==> flow/design.v <==
`timescale 1ns / 1ps
module ALU(
    input [7:0] A,
    input [7:0] B,
    output [7:0] Y
    );    
    assign Y = A + B;
endmodule
`timescale 1ns / 1ps
module ControlUnit(
    input [1:0] op,
    output reg ALUControl,
    output reg RegWrite,
    output reg MemRead,
    output reg MemWrite,
    output reg Branch
    );
    always @(op) begin
        case (op)
            2'b00: begin  
                ALUControl <= 1;
                RegWrite <= 1;
                MemRead <= 0;
                MemWrite <= 0;
                Branch <= 0;
            end
            2'b01: begin  
                ALUControl <= 0;
                RegWrite <= 1;
                MemRead <= 1;
                MemWrite <= 0;
                Branch <= 0;
            end
            2'b10: begin  
                ALUControl <= 0;
                RegWrite <= 0;
                MemRead <= 0;
                MemWrite <= 1;
                Branch <= 0;
            end
            2'b11: begin  
                ALUControl <= 0;
                RegWrite <= 0;
                MemRead <= 0;
                MemWrite <= 0;
                Branch <= 1;
            end
        endcase
    end
endmodule
`timescale 1ns / 1ps
module DataMemory(
	 input reset, 
    input clk,
    input [7:0] address,
    input [7:0] writeData,
    input MemWrite,
    input MemRead,
    output [7:0] readData
    );
    wire [7:0] memory [31:0];
    wire [4:0] index = address[4:0];
    genvar g;
    generate
        for (g = 0; g < 32; g = g + 1) begin : word
            reg [7:0] q;
            always @(posedge clk or posedge reset) begin
                if (reset)
                    q <= (g < 16) ? g : (8'd0 - (g - 16));
                else if (MemWrite && index == g)
                    q <= writeData;
            end
            assign memory[g] = q;
        end
    endgenerate
    assign readData = (MemRead) ? memory[index] : writeData;
endmodule
`timescale 1ns / 1ps
module Hex_to_7seg(
    input [3:0] hex,
    output reg [6:0] seg
    );
    always @ (hex) begin
        case (hex)
            4'd0: seg = 7'b0111111;  
            4'd1: seg = 7'b0000110;  
            4'd2: seg = 7'b1011011;  
            4'd3: seg = 7'b1001111;  
            4'd4: seg = 7'b1100110;  
            4'd5: seg = 7'b1101101;  
            4'd6: seg = 7'b1111101;  
            4'd7: seg = 7'b0000111;  
            4'd8: seg = 7'b1111111;  
            4'd9: seg = 7'b1101111;  
            4'd10: seg = 7'b1110111;  
            4'd11: seg = 7'b1111100;  
            4'd12: seg = 7'b0111001;  
            4'd13: seg = 7'b1011110;  
            4'd14: seg = 7'b1111001;  
            4'd15: seg = 7'b1110001;  
            default: seg = 7'b0000000;  
        endcase
    end
endmodule
`timescale 1ns / 1ps
module ProgramCounter(
    input clk,
    input reset,
    input [7:0] nextPC,
    output reg [7:0] PC
    );
    always @(posedge clk or posedge reset) begin
        if (reset)
            PC <= 8'b0;
        else
            PC <= nextPC;
    end
endmodule
`timescale 1ns / 1ps
module RegisterFile(
	 input reset,
    input [1:0] rs, rt, rd,
    input [7:0] writeData,
    input RegWrite,
    input clk,
    output [7:0] rsData, rtData
    );
    reg [7:0] registers [3:0];
always @(posedge clk or posedge reset) begin
    if (reset) begin
        registers[0] <= 8'b00000000;
        registers[1] <= 8'b00000000;
        registers[2] <= 8'b00000000;
        registers[3] <= 8'b00000000;
    end else if (RegWrite) begin
        registers[rd] <= writeData;
    end
end
    assign rsData = registers[rs];
    assign rtData = registers[rt];
endmodule
`timescale 1ns / 1ps
module Microprocessor(
    input oscillator,
    input reset,
    input [7:0] instruction,
    output [6:0] seg1,
    output [6:0] seg2,
    output [6:0] seg3,
    output [6:0] seg4,
    output [7:0] PC
);
    wire clk;
    wire [7:0] nextPC;
    wire [1:0] rs, rt, rd, RegisterDestination, operation;
    wire [7:0] rsData, rtData, writeData, ALUResult, MemoryResult, MemoryAddress;
    wire RegWrite, MemRead, MemWrite, Branch;
    assign clk = oscillator;
    assign rs = instruction[5:4];
    assign rt = instruction[3:2];
    assign rd = instruction[1:0];
    assign operation = instruction[7:6];
    ControlUnit cu(
        .op(instruction[7:6]),
        .ALUControl(ALUControl),
        .RegWrite(RegWrite),
        .MemRead(MemRead),
        .MemWrite(MemWrite),
        .Branch(Branch)
    );
	 assign writeData = (operation==2'b00) ? ALUResult 
	 			: (operation == 2'b11) ? {6'b000000, rd}
	 			: MemoryResult;
	 assign RegisterDestination = ALUControl ? rd : rt;
    RegisterFile rf(
        .reset(reset),
        .rs(rs),
        .rt(rt),
        .rd(RegisterDestination),
        .writeData(writeData),
        .RegWrite(RegWrite),
        .clk(clk),
        .rsData(rsData),
        .rtData(rtData)
    );
    ALU alu(
        .A(rsData),
        .B(rtData),
        .Y(ALUResult)
    );
	 assign MemoryAddress = (rd == 2'b00) ? rsData :
									(rd ==2'b01) ? rsData + 8'b00000001:
									(rd ==2'b10) ? rsData - 8'b00000010:
									(rd ==2'b11) ? rsData - 8'b00000001 :
									rsData;
    DataMemory dm(
        .reset(reset),
        .clk(clk),
        .address(MemoryAddress),
        .writeData(rtData),
        .MemWrite(MemWrite),
        .MemRead(MemRead),
        .readData(MemoryResult)
    );
    ProgramCounter pc(
        .clk(clk),
        .reset(reset),
        .nextPC(nextPC),
        .PC(PC)
    );
	 assign nextPC = (rd == 2'b00) ? PC + 1 :
                    (rd == 2'b01) ? (Branch ? PC + 2 : PC + 1) :
                    (rd == 2'b10) ? (Branch ? PC - 1 : PC + 1) :
                    (rd == 2'b11) ? (Branch ? PC : PC + 1) :
                    PC + 1;
    Hex_to_7seg display1(
        .hex(writeData[7:4]),
        .seg(seg1)
    );
    Hex_to_7seg display2(
        .hex(writeData[3:0]),
        .seg(seg2)
    );
	 Hex_to_7seg display3(
        .hex(PC[7:4]),
        .seg(seg3)
    );
    Hex_to_7seg display4(
        .hex(PC[3:0]),
        .seg(seg4)
    );
endmodule
==> Reports on Microprocessor <==
Tool output for the design above, in the order of the flow.
Lines are those of the file above, counted from 1.
Cell names lack the library's common part.
{ "inputs": {"top": "Microprocessor", "clock_port": "oscillator", "cell_library": "sky130hd", "pvt_corner": "tt_025C_1v80"} }

==> Word-level counts <==
Yosys after proc, flatten, opt, wreduce and memory -nomap, before mapping. Print and check cells are not counted. Equal cells are merged and count once.
Memory sizes are those after Yosys's memory passes, which may raise the word count (mostly to a power of two), join words into wider ones and drop unused or constant bits.
{ "word_totals": {"register_bits": 296, "rom_bits": 448, "elab_cells": 166, "input_bits": 10, "n_memories": 4} }
{ "mem_list": {"columns": ["memory", "size", "width", "read_ports", "write_ports", "line_no", "source"], "rows": [
  ["(name not given)", 16, 7, 1, 0, 84, "case (hex)"],
  ["(name not given)", 16, 7, 1, 0, 84, null],
  ["(name not given)", 16, 7, 1, 0, 84, null],
  ["(name not given)", 16, 7, 1, 0, 84, null]
]} }
{ "op_classes": {"eq_ne": 47, "add_sub_neg": 7, "mux": 23, "reduce_and_logical": 48} }
{ "ops": {"columns": ["cell", "count"], "rows": [
  ["8-bit case mux with 32-bit select", 1],
  ["5-bit equality test (second input constant)", 16],
  ["8-bit two-way mux", 10],
  ["8-bit case mux with 4-bit select", 2],
  ["5-bit by 4-bit equality test with 1-bit output (second input constant)", 8],
  ["1-bit logical AND", 32],
  ["2-bit equality test (second input constant)", 10],
  ["5-bit by 3-bit equality test with 1-bit output (second input constant)", 4],
  ["5-bit two-way mux", 4],
  ["3-bit OR reduction", 4],
  ["2-bit by 1-bit equality test with 1-bit output (second input constant)", 5],
  ["2-bit zero test", 5],
  ["5-bit by 2-bit equality test with 1-bit output (second input constant)", 2],
  ["1-bit case mux with 2-bit select", 5],
  ["2-bit AND reduction", 4],
  ["8-bit by 1-bit adder with 8-bit output (second input constant)", 1],
  ["8-bit by 1-bit subtractor with 8-bit output (second input constant)", 1],
  ["8-bit by 2-bit adder with 8-bit output (second input constant)", 1],
  ["8-bit adder", 1],
  ["5-bit by 1-bit adder with 5-bit output (second input constant)", 1],
  ["5-bit by 1-bit subtractor with 5-bit output (second input constant)", 1],
  ["5-bit by 1-bit equality test with 1-bit output (second input constant)", 1],
  ["5-bit by 2-bit subtractor with 5-bit output (second input constant)", 1],
  ["5-bit inequality test (second input constant)", 1],
  ["5-bit zero test", 1],
  ["2-bit OR reduction", 2],
  ["2-bit two-way mux", 1]
]} }

==> Longest topological paths <==
Yosys ltp: most cells in a row. Word level: on the elaborated netlist, between registers, memories and ports. Mapped: between sequential cells and ports; inverters and the memories' decode and read muxes count.
{ "depth": {"word_depth": 12, "abc_area": 1, "mapped_depth": 36, "depth_no_buf": 35} }

==> Synthesis result <==
Yosys stat after the flow's synthesis: flattened, memories mapped to cells. It holds for the ABC_AREA given above (unset counts as 0); a run with the other value may have another netlist.
Totals and module areas in this step are rounded.
{ "synth_totals": {"flip_flops": 296, "seqArea_um2": 7600, "buffers": 90, "mapped_area_um2": 16000, "cells": 2156} }
{ "by_type": {"columns": ["cell", "count", "area_total_um2"], "rows": [
  ["dfrtp_1", 172, 4.3E+03],
  ["dfstp_2", 124, 3.26E+03],
  ["nand2_1", 764, 2867.75],
  ["o21ai_0", 305, 1.53E+03],
  ["nor2_1", 184, 690.662],
  ["ha_1", 47, 588.064],
  ["inv_1", 131, 491.722],
  ["nand3_1", 86, 430.413],
  ["a21oi_1", 53, 265.254],
  ["clkbuf_1", 64, 240.23],
  ["nand4_1", 31, 193.936],
  ["nor2_2", 25, 156.4],
  ["o21ai_1", 27, 135.13],
  ["nand2_2", 17, 106.352],
  ["buf_6", 9, 101.347],
  ["xor2_1", 7, 61.309],
  ["nand3_2", 6, 60.058],
  ["o211ai_1", 8, 60.058]
]} }
Not listed: further types 33, cells in them 96.

==> Worst setup path after synthesis <==
Path of least setup slack by OpenSTA after synthesis, without wires, with an ideal clock, recovery checks aside; 20% of the period is set as input and as output delay. Where synthesis merged equal registers, the netlist keeps one of their names.
{ "synth_timing": {"kind": "input-to-output", "start": "input port instruction[5]", "end": "output port seg1[6]", "period_ns": 10.0, "setup_slack_ns": 2.620, "t_arrival_ns": 5.380, "path_delay_ns": 3.380, "output_delay_ns": 2.000, "required_time_ns": 8.000, "path_buffers": 3, "path_stages": 27, "launch_ns": 2.000, "period_less_setup_slack_ns": 7.38} }
"path_delay_ns" = arrival - input delay + setup time.
At an output port there is no setup time.
"path_stages": output pins that drive a net of the path, with the launching flip-flop's if there is one; two outputs of one cell count as two.
"period_less_setup_slack_ns" is the clock period less the worst setup slack; recovery checks do not enter. This is arithmetic on one report: input and output delays are still those of the set period (20% each).
Between the ends stands the longest chain of elaborated cells between them, by number of cells; it is not shown to be the way that was timed. Of several equally long chains one is given.
A line is the first line of the expression or statement that the cell stems from. Yosys adds cells for indexed reads and writes and turns some case tables into memories.
A memory read counts as a cell of the chain, while the word-level depth stops at memories.
{ "synth_between": {"path_cell_list": "buf_6 > nor2_2 > inv_2 > or2_4 > and2_4 > ha_1 > or2_2 > nand3_2 > nand3_1 > inv_1 > buf_4 > nand2_1 > nor2_1 > inv_2 > buf_2 > nor2_1 > nor2_1 > nand2_1 > nand2_1 > nand2_2 > inv_1 > ha_1 > inv_1 > nand3_1 > nand2_1 > nor2_1 > nor2_1", "elab_chain_len": 13, "cone_cells": 50, "cone_classes": "add/sub (4); eq/ne (34); mux (9); reduce/logical (2); memory (1)"} }
{ "synth_rtl": {"columns": ["element", "line_no", "source"], "rows": [
  ["start, declared", 146, "input [7:0] instruction,"],
  ["2-bit equality test", 139, "assign rsData = registers[rs];"],
  ["8-bit case mux with 4-bit select", 139, null],
  ["5-bit by 1-bit subtractor with 5-bit output", 194, "(rd ==2'b11) ? rsData - 8'b00000001 :"],
  ["5-bit two-way mux", 194, null],
  ["5-bit two-way mux", 193, "(rd ==2'b10) ? rsData - 8'b00000010:"],
  ["5-bit two-way mux", 192, "(rd ==2'b01) ? rsData + 8'b00000001:"],
  ["5-bit two-way mux", 191, "assign MemoryAddress = (rd == 2'b00) ? rsData :"],
  ["5-bit equality test", 76, "assign readData = (MemRead) ? memory[index] : writeData;"],
  ["8-bit case mux with 32-bit select", 76, null],
  ["8-bit two-way mux", 76, null],
  ["8-bit two-way mux", 172, ": (operation == 2'b11) ? {6'b000000, rd}"],
  ["8-bit two-way mux", 171, "assign writeData = (operation==2'b00) ? ALUResult"],
  ["memory read 16 x 7 bit", 84, "case (hex)"],
  ["end, declared", 147, "output [6:0] seg1,"]
]} }

==> Worst path after layout <==
From the final timing report of run 1: the path of least setup slack in the routed layout; clock arrival at registers is part of the times.
{ "layout_timing": {"kind": "input-to-output", "start": "input port instruction[4]", "end": "output port seg1[4]", "launch_ns": 1.44, "output_delay_ns": 1.44, "path_buffers": 6, "path_stages": 32, "required_time_ns": 5.78, "setup_slack_ns": 0.07, "t_arrival_ns": 5.70, "period_ns": 7.22} }
Between the ends stands the longest chain of elaborated cells between them, by number of cells; it is not shown to be the way that was timed. Of several equally long chains one is given.
A memory read counts as a cell of the chain, while the word-level depth stops at memories.
{ "layout_between": {"path_cell_list": "clkbuf_4 > nor2_4 > inv_2 > or2_4 > and2_4 > inv_1 > ha_1 > nand2_1 > nand2_1 > nand2_1 > o21ai_4 > buf_4 > nand3_4 > nand2_4 > buf_4 > buf_4 > nor2_4 > buf_4 > nand2_1 > nand2_1 > nor2_1 > nand2_1 > nor2_1 > nand3_1 > nand2_2 > nand2_2 > nand2_4 > nand2_1 > nand2_1 > nand2_1 > nand2_1 > clkdlybuf4s50_1", "elab_chain_len": 13, "cone_cells": 50, "cone_classes": "add/sub (4); eq/ne (34); mux (9); reduce/logical (2); memory (1)"} }
{ "layout_rtl": {"columns": ["element", "line_no", "source"], "rows": [
  ["start, declared", 146, "input [7:0] instruction,"],
  ["2-bit equality test", 139, "assign rsData = registers[rs];"],
  ["8-bit case mux with 4-bit select", 139, null],
  ["5-bit by 1-bit subtractor with 5-bit output", 194, "(rd ==2'b11) ? rsData - 8'b00000001 :"],
  ["5-bit two-way mux", 194, null],
  ["5-bit two-way mux", 193, "(rd ==2'b10) ? rsData - 8'b00000010:"],
  ["5-bit two-way mux", 192, "(rd ==2'b01) ? rsData + 8'b00000001:"],
  ["5-bit two-way mux", 191, "assign MemoryAddress = (rd == 2'b00) ? rsData :"],
  ["5-bit equality test", 76, "assign readData = (MemRead) ? memory[index] : writeData;"],
  ["8-bit case mux with 32-bit select", 76, null],
  ["8-bit two-way mux", 76, null],
  ["8-bit two-way mux", 172, ": (operation == 2'b11) ? {6'b000000, rd}"],
  ["8-bit two-way mux", 171, "assign writeData = (operation==2'b00) ? ALUResult"],
  ["memory read 16 x 7 bit", 84, "case (hex)"],
  ["end, declared", 147, "output [6:0] seg1,"]
]} }

Data sheet: physical implementation of Microprocessor

Settings and measured results of 3 stored flow runs for module Microprocessor (sky130hd), not sorted in any way. The constraints put input and output delay at 20% of the set period each and load the outputs with 0.01 pF.
"worst_setup_path_time_ns" means the part of the period allowed to the worst setup path (the constraints hold back 20% at inputs and 20% at outputs) less its slack; where the path has registers, the arrival times of their clocks count too.
By "power.total_uw" is meant OpenSTA's value without simulated activity: inputs other than the clock are taken to toggle once in ten clock periods, and the tool carries that through the logic.
Values from the reports are rounded here.
[
  {
    "run": "run 1",
    "settings": { "ABC_AREA": 1, "CORE_UTILIZATION": 27, "CTS_CLUSTER_SIZE": 74, "GPL_ROUTABILITY_DRIVEN": 0, "MAX_ROUTING_LAYER": "met5", "MIN_ROUTING_LAYER": "met2", "PLACE_DENSITY_LB_ADDON": 0.28, "TNS_END_PERCENT": 100, "period_ns": 7.22, "CAP_MARGIN": 20, "CORE_MARGIN": 2, "SLEW_MARGIN": 20 },
    "results": { "synthesis_area_um2": 16000, "total_die_area_um2": 62000, "final_stdcell_area_um2": 21000, "setup_ws_ns": 0.073, "final_setup_tns_ns": 0.000, "final_hold_ws_ns": 0.48, "power.total_uw": 7600, "worst_setup_path_time_ns": 4.26, "path_kind": "input-to-output" }
  },
  {
    "run": "run 2",
    "settings": { "period_ns": 10.0, "CAP_MARGIN": 20, "CORE_MARGIN": 2, "CORE_UTILIZATION": 40, "SLEW_MARGIN": 20 },
    "results": { "synthesis_area_um2": 17000, "total_die_area_um2": 43000, "final_stdcell_area_um2": 20000, "setup_ws_ns": 0.35, "final_setup_tns_ns": 0.000, "final_hold_ws_ns": 0.50, "power.total_uw": 5200, "worst_setup_path_time_ns": 5.65, "path_kind": "input-to-output" }
  },
  {
    "run": "run 3",
    "settings": { "CAP_MARGIN": 5, "CELL_PAD_IN_SITES_DETAIL_PLACEMENT": 1, "CELL_PAD_IN_SITES_GLOBAL_PLACEMENT": 2, "CORE_ASPECT_RATIO": 1.23, "CORE_UTILIZATION": 23, "CTS_CLUSTER_DIAMETER": 234, "GPL_ROUTABILITY_DRIVEN": 1, "HOLD_SLACK_MARGIN": 0.28, "MAX_ROUTING_LAYER": "met5", "MIN_ROUTING_LAYER": "met2", "PLACE_DENSITY_LB_ADDON": 0.15, "SETUP_SLACK_MARGIN": 1.59, "SLEW_MARGIN": 5, "TNS_END_PERCENT": 40, "period_ns": 12.0, "CORE_MARGIN": 2 },
    "results": { "synthesis_area_um2": 17000, "total_die_area_um2": 74000, "final_stdcell_area_um2": 21000, "setup_ws_ns": 1.5, "final_setup_tns_ns": 0.000, "final_hold_ws_ns": 0.50, "power.total_uw": 4800, "worst_setup_path_time_ns": 5.65, "path_kind": "input-to-output" }
  }
]
